==> flow/design.v <==
module fir_filter(
    input               		clk,
    input               		n_rst,
    input  		signed	[7:0] 	din,    
    output reg 	signed 	[7:0] 	dout 
);
localparam signed B0 = -24;
localparam signed B1 = -21;
localparam signed B2 =   0;
localparam signed B3 =  37;
localparam signed B4 =  80;
localparam signed B5 = 114;
localparam signed B6 = 127;
reg signed [7:0] din_d;
reg signed [7:0] din_d1;
reg signed [7:0] din_d2;
reg signed [7:0] din_d3;
reg signed [7:0] din_d4;
reg signed [7:0] din_d5;
reg signed [7:0] din_d6;
reg signed [7:0] din_d7;
reg signed [7:0] din_d8;
reg signed [7:0] din_d9;
reg signed [7:0] din_d10;
reg signed [7:0] din_d11;
reg signed [7:0] din_d12;
wire signed [8:0] sum_w0;
wire signed [8:0] sum_w1;
wire signed [8:0] sum_w2;
wire signed [8:0] sum_w3;
wire signed [8:0] sum_w4;
wire signed [8:0] sum_w5;
wire signed [8:0] sum_w6;
wire signed [16:0] mul_0;
wire signed [16:0] mul_1;
wire signed [16:0] mul_2;
wire signed [16:0] mul_3;
wire signed [16:0] mul_4;
wire signed [16:0] mul_5;
wire signed [16:0] mul_6;
reg signed [16:0] mul_0d;
reg signed [16:0] mul_1d;
reg signed [16:0] mul_2d;
reg signed [16:0] mul_3d;
reg signed [16:0] mul_4d;
reg signed [16:0] mul_5d;
reg signed [16:0] mul_6d;
wire signed [17:0] sum_w00;
wire signed [17:0] sum_w01;
wire signed [17:0] sum_w02;
wire signed [17:0] sum_w03;
reg signed [17:0] sum_w00d;
reg signed [17:0] sum_w01d;
reg signed [17:0] sum_w02d;
reg signed [17:0] sum_w03d;
wire signed [18:0] sum_w000;
wire signed [18:0] sum_w001;
wire signed [19:0] sum_all;
wire signed [7:0] sum_finish;
always @(posedge clk or negedge n_rst) begin
	if (!n_rst) begin 
		din_d <= 8'h0;
	end
	else begin 
		din_d <= din;
	end
end
always @(posedge clk or negedge n_rst) begin
    if (!n_rst) begin 
        dout <= 8'sd0;
	end
    else begin 
        dout <= sum_finish;
	end
end
always @(posedge clk or negedge n_rst) begin
    if (!n_rst) begin
        din_d1  <= 8'sd0; 
        din_d2  <= 8'sd0; 
        din_d3  <= 8'sd0; 
        din_d4  <= 8'sd0;
        din_d5  <= 8'sd0; 
        din_d6  <= 8'sd0; 
        din_d7  <= 8'sd0; 
        din_d8  <= 8'sd0;
        din_d9  <= 8'sd0; 
        din_d10 <= 8'sd0; 
        din_d11 <= 8'sd0; 
        din_d12 <= 8'sd0;
    end else begin
        din_d1  <= din_d;
        din_d2  <= din_d1;
        din_d3  <= din_d2;
        din_d4  <= din_d3;
        din_d5  <= din_d4;
        din_d6  <= din_d5;
        din_d7  <= din_d6;
        din_d8  <= din_d7;
        din_d9  <= din_d8;
        din_d10 <= din_d9;
        din_d11 <= din_d10;
        din_d12 <= din_d11;
    end
end
assign sum_w0 = $signed(din_d) + $signed(din_d12);
assign sum_w1 = $signed(din_d1) + $signed(din_d11);
assign sum_w2 = $signed(din_d2) + $signed(din_d10);
assign sum_w3 = $signed(din_d3) + $signed(din_d9);
assign sum_w4 = $signed(din_d4) + $signed(din_d8);
assign sum_w5 = $signed(din_d5) + $signed(din_d7);
assign sum_w6 = {din_d6[7], din_d6};   
assign mul_0 = $signed(B0) * $signed(sum_w0);
assign mul_1 = $signed(B1) * $signed(sum_w1);
assign mul_2 = $signed(B2) * $signed(sum_w2);
assign mul_3 = $signed(B3) * $signed(sum_w3);
assign mul_4 = $signed(B4) * $signed(sum_w4);
assign mul_5 = $signed(B5) * $signed(sum_w5);
assign mul_6 = $signed(B6) * $signed(sum_w6);
always @(posedge clk or negedge n_rst) begin
    if (!n_rst) begin 
        mul_0d <= 17'sd0;
        mul_1d <= 17'sd0;
        mul_2d <= 17'sd0;
        mul_3d <= 17'sd0;
        mul_4d <= 17'sd0;
        mul_5d <= 17'sd0;
        mul_6d <= 17'sd0;
    end 
	else begin 
        mul_0d <= mul_0;
        mul_1d <= mul_1;
        mul_2d <= mul_2;
        mul_3d <= mul_3;
        mul_4d <= mul_4;
        mul_5d <= mul_5;
        mul_6d <= mul_6;
    end
end
assign sum_w00 = $signed(mul_0d) + $signed(mul_1d); 
assign sum_w01 = $signed(mul_2d) + $signed(mul_3d); 
assign sum_w02 = $signed(mul_4d) + $signed(mul_5d);
assign sum_w03 = $signed(mul_6d);
always @(posedge clk or negedge n_rst) begin
    if (!n_rst) begin
        sum_w00d <= 18'sd0;
        sum_w01d <= 18'sd0;
        sum_w02d <= 18'sd0;
        sum_w03d <= 18'sd0;
    end 
	else begin
        sum_w00d <= sum_w00;
        sum_w01d <= sum_w01;
        sum_w02d <= sum_w02;
        sum_w03d <= sum_w03;
    end
end
assign sum_w000 = $signed(sum_w00d) + $signed(sum_w01d); 
assign sum_w001 = $signed(sum_w02d) + $signed(sum_w03d);
assign sum_all = $signed(sum_w000) + $signed(sum_w001);
assign sum_finish =	((sum_all[19]) && (sum_all[18:16] != 3'b111))? 8'h81 : 
 					((!sum_all[19]) && (sum_all[18:16] != 3'b000))? 8'h7F : sum_all[16:9];
endmodule
* Reports on fir_filter *
The steps from the RTL of fir_filter to its reports follow in flow order.
Line numbers count from 1 in the design file above.
Operators carry their Yosys type and port widths (W data, S select, Z words).
Library cell names are shortened.
The mark -- stands for no value.

design
  top = fir_filter
  clock = clk
  standard-cell library = sky130hd
  library corner = tt_025C_1v80

* After elaboration *
Yosys after proc, flatten, opt, wreduce and memory -nomap, before mapping. Enables and synchronous resets that opt folds into registers are not counted as muxes. Memory bits, and registers merged into a memory's read port (data or address), are not among the register bits. Print and check cells are not counted. Equal cells are merged and count once.

operators by class
  add/sub/neg operators = 10
  $mul = 6
  divide/modulo/power cells = 0
  order comparisons = 0
  equality and inequality tests = 1
  shifts and indexed selects = 0
  muxes and demuxes = 2
  bitwise logic cells = 0
  reduce/logical cells = 4

operator list
  cell                    number
  $mul A7 B9 Y16 const A  2
  $mul A8 B8 Y16 const A  1
  $mul A6 B9 Y15 const A  1
  $mul A4 B9 Y13 const A  1
  $add A8 B8 Y9           5
  $mul A3 B9 Y12 const A  1
  $add A19 B19 Y20        1
  $add A18 B16 Y19        1
  $add A17 B17 Y18        1
  $add A16 B16 Y17        1
  $add A15 B15 Y16        1
  $mux W8                 2
  $ne A3 B3 Y1 const B    1
  $reduce_bool A3 Y1      1
  $logic_and A1 B1 Y1     2
  $logic_not A1 Y1        1

bit counts
  bits in registers = 266
  latch bits = 0
  bits in writable memories = 0
  ROM bits = 0
  clocked read ports x word width = 0
  memories kept = 0
  input port bits = 10
  output and inout port bits = 8
  cells after elaboration = 47

* Logic depth *
Longest topological path by Yosys (ltp), each cell counted once; first at word level (registers and memories cut), then after technology mapping (sequential cells cut; the memories' decode and read muxes count).

depth
  depth in word-level cells = 6
  ABC_AREA = 0
  depth in mapped cells = 24
  depth with buffers taken out = 24

* Netlist *
Yosys stat after the flow's synthesis: flattened, memories mapped to cells. It holds for the ABC_AREA given above (unset counts as 0); a run with the other value may have another netlist.
Totals and module areas in this step are rounded.

mapped netlist
  cells in the netlist = 1382
  synthesis area = 16000 um^2
  sequential part of the area = 6600 um^2
  flip-flop cells = 263
  buffers = 0

cell types
  cell type  number  total area (um^2)
  dfrtp_1    263     6.58E+03
  ha_1       277     3.47E+03
  fa_1       84      1.68E+03
  inv_1      255     957.168
  xnor2_1    91      797.014
  a21oi_1    86      430.413
  a21o_1     41      307.795
  xor2_1     33      289.027
  o21bai_1   32      240.23
  o21ai_0    34      170.163
  nor2_1     42      157.651
  nor2b_1    16      100.096
  nor3_1     18      90.086
  nand2_1    23      86.333
  nand2b_1   12      75.072
  o21a_1     10      75.072
  a21boi_0   8       60.058
  or2_2      6       37.536

Other cell types: 29; their cells: 51.

* Timing after synthesis *
Source: OpenSTA report_checks on the synthesized netlist (no wires, ideal clock, input and output delay 20% of the period each), path of least setup slack; recovery checks are left aside. Register names are those of the netlist, which keeps one name where synthesis merged equal registers.

timing post-synthesis
  kind = register to register
  start = reg din_d3[0]
  end = reg mul_3d[15]
  period = 6000 ps
  setup time = 82 ps
  launch time at the first pin = 0 ps
  arrival = 5085 ps
  data required time = 5918 ps
  path slack = 833 ps
  path delay = 5167 ps
  driving pins on the path = 24
  path buffers = 0
  period reached after synthesis = 5167 ps

"path delay" = arrival - input delay + setup time.
"driving pins on the path": output pins that drive a net of the path, with the launching flip-flop's if there is one; two outputs of one cell count as two.
"period reached after synthesis" is the clock period less the worst setup slack; recovery checks do not enter. This is arithmetic on one report: input and output delays are still those of the set period (20% each).
Between the ends stands the longest chain of elaborated cells between them, by number of cells; it is not shown to be the way that was timed. Of several equally long chains one is given.
A line is the first line of the expression or statement that the cell stems from. Yosys adds cells for indexed reads and writes and turns some case tables into memories.

on the way, post-synthesis
  path through = dfrtp_1 > ha_1 > inv_1 > fa_1 > inv_1 > a21oi_1 > o21bai_1 > a21oi_1 > o21bai_1 > a211oi_1 > mux2i_1 > inv_1 > ha_1 > inv_1 > fa_1 > fa_1 > inv_1 > ha_1 > and3_1 > a21oi_1 > o21ai_0 > o21a_1 > o21ai_0 > xnor2_1
  length of the longest elaborated chain = 2
  elaborated cells on any way between the ends = 2
  RTL lines with such cells = 2
  classes of those cells = add/sub: 1; mul: 1

ends and longest elaborated chain, post-synthesis
  what                RTL line  source
  start: declaration  17        reg signed [7:0] din_d3;
  start: assignment   80        din_d3  <= 8'sd0;
  start: assignment   93        din_d3  <= din_d2;
  $add A8 B8 Y9       108       assign sum_w3 = $signed(din_d3) + $signed(din_d9);
  $mul A7 B9 Y16      115       assign mul_3 = $signed(B3) * $signed(sum_w3);
  end: assignment     124       mul_3d <= 17'sd0;
  end: assignment     133       mul_3d <= mul_3;
  end: declaration    44        reg signed [16:0] mul_3d;

* Worst path after layout *
From the final timing report of run 1: the path of least setup slack in the routed layout; clock arrival at registers is part of the times.
The report prints the path's times to 10 ps; the period is as set.

timing after layout
  kind = register to register
  start = reg din_d11[0]
  end = reg mul_1d[14]
  period = 6000 ps
  setup time = 100 ps
  launch time at the first pin = 550 ps
  arrival = 5940 ps
  data required time = 6450 ps
  path slack = 510 ps
  driving pins on the path = 23
  path buffers = 0

Between the ends stands the longest chain of elaborated cells between them, by number of cells; it is not shown to be the way that was timed. Of several equally long chains one is given.

on the way, after layout
  path through = dfrtp_1 > ha_1 > fa_1 > a21oi_1 > nor2_1 > nor2_1 > o21bai_1 > a21oi_1 > xnor2_1 > ha_1 > fa_1 > fa_1 > ha_1 > ha_1 > a21o_1 > a21oi_1 > o21bai_1 > a21oi_1 > o21bai_1 > a21oi_1 > o21bai_1 > a21oi_1 > xnor2_1
  length of the longest elaborated chain = 2
  elaborated cells on any way between the ends = 2
  RTL lines with such cells = 2
  classes of those cells = add/sub: 1; mul: 1

ends and longest elaborated chain, after layout
  what                RTL line  source
  start: declaration  25        reg signed [7:0] din_d11;
  start: assignment   88        din_d11 <= 8'sd0;
  start: assignment   101       din_d11 <= din_d10;
  $add A8 B8 Y9       106       assign sum_w1 = $signed(din_d1) + $signed(din_d11);
  $mul A6 B9 Y15      113       assign mul_1 = $signed(B1) * $signed(sum_w1);
  end: assignment     122       mul_1d <= 17'sd0;
  end: assignment     131       mul_1d <= mul_1;
  end: declaration    42        reg signed [16:0] mul_1d;

Ticket comment

Below are 4 stored runs of the flow (Yosys, OpenROAD; platform sky130hd) on fir_filter, each with its settings and what was measured, unordered. Constraints: input delay and output delay 20% of the set period each, output load 0.01 pF.
By "achieved period" is meant the clock period of the run minus its worst setup slack. This is arithmetic on one report: input and output delays are still those of the set period (20% each).
Results are given in rounded form.
Settings: -- = not set for that run.

name                                                      run 1  run 2  run 3  run 4
CORE_MARGIN                                               10     10     2      2
GPL_TIMING_DRIVEN                                         0      1      --     --
SLEW_MARGIN                                               35     35     20     20
period_ns                                                 6.0    8.0    7.2    5.55
CAP_MARGIN                                                20     10     20     20
CORE_UTILIZATION                                          40     40     40     40
ABC_AREA                                                  --     1      --     --
CELL_PAD_IN_SITES_GLOBAL_PLACEMENT                        --     0      --     --
CORE_ASPECT_RATIO                                         --     0.53   --     --
CTS_CLUSTER_SIZE                                          --     82     --     --
GPL_ROUTABILITY_DRIVEN                                    --     0      --     --
MIN_ROUTING_LAYER                                         --     met2   --     --
PLACE_DENSITY_LB_ADDON                                    --     0.22   --     --
TNS_END_PERCENT                                           --     80     --     --
netlist area reported by Yosys (um^2)                     16000  17000  16000  16000
die outline area (um^2)                                   49000  51000  42000  42000
area of the standard cells in the finished layout (um^2)  18000  19000  18000  18000
smallest setup slack (ps)                                 510    2400   1800   310
achieved period (ps)                                      5492   5619   5351   5243
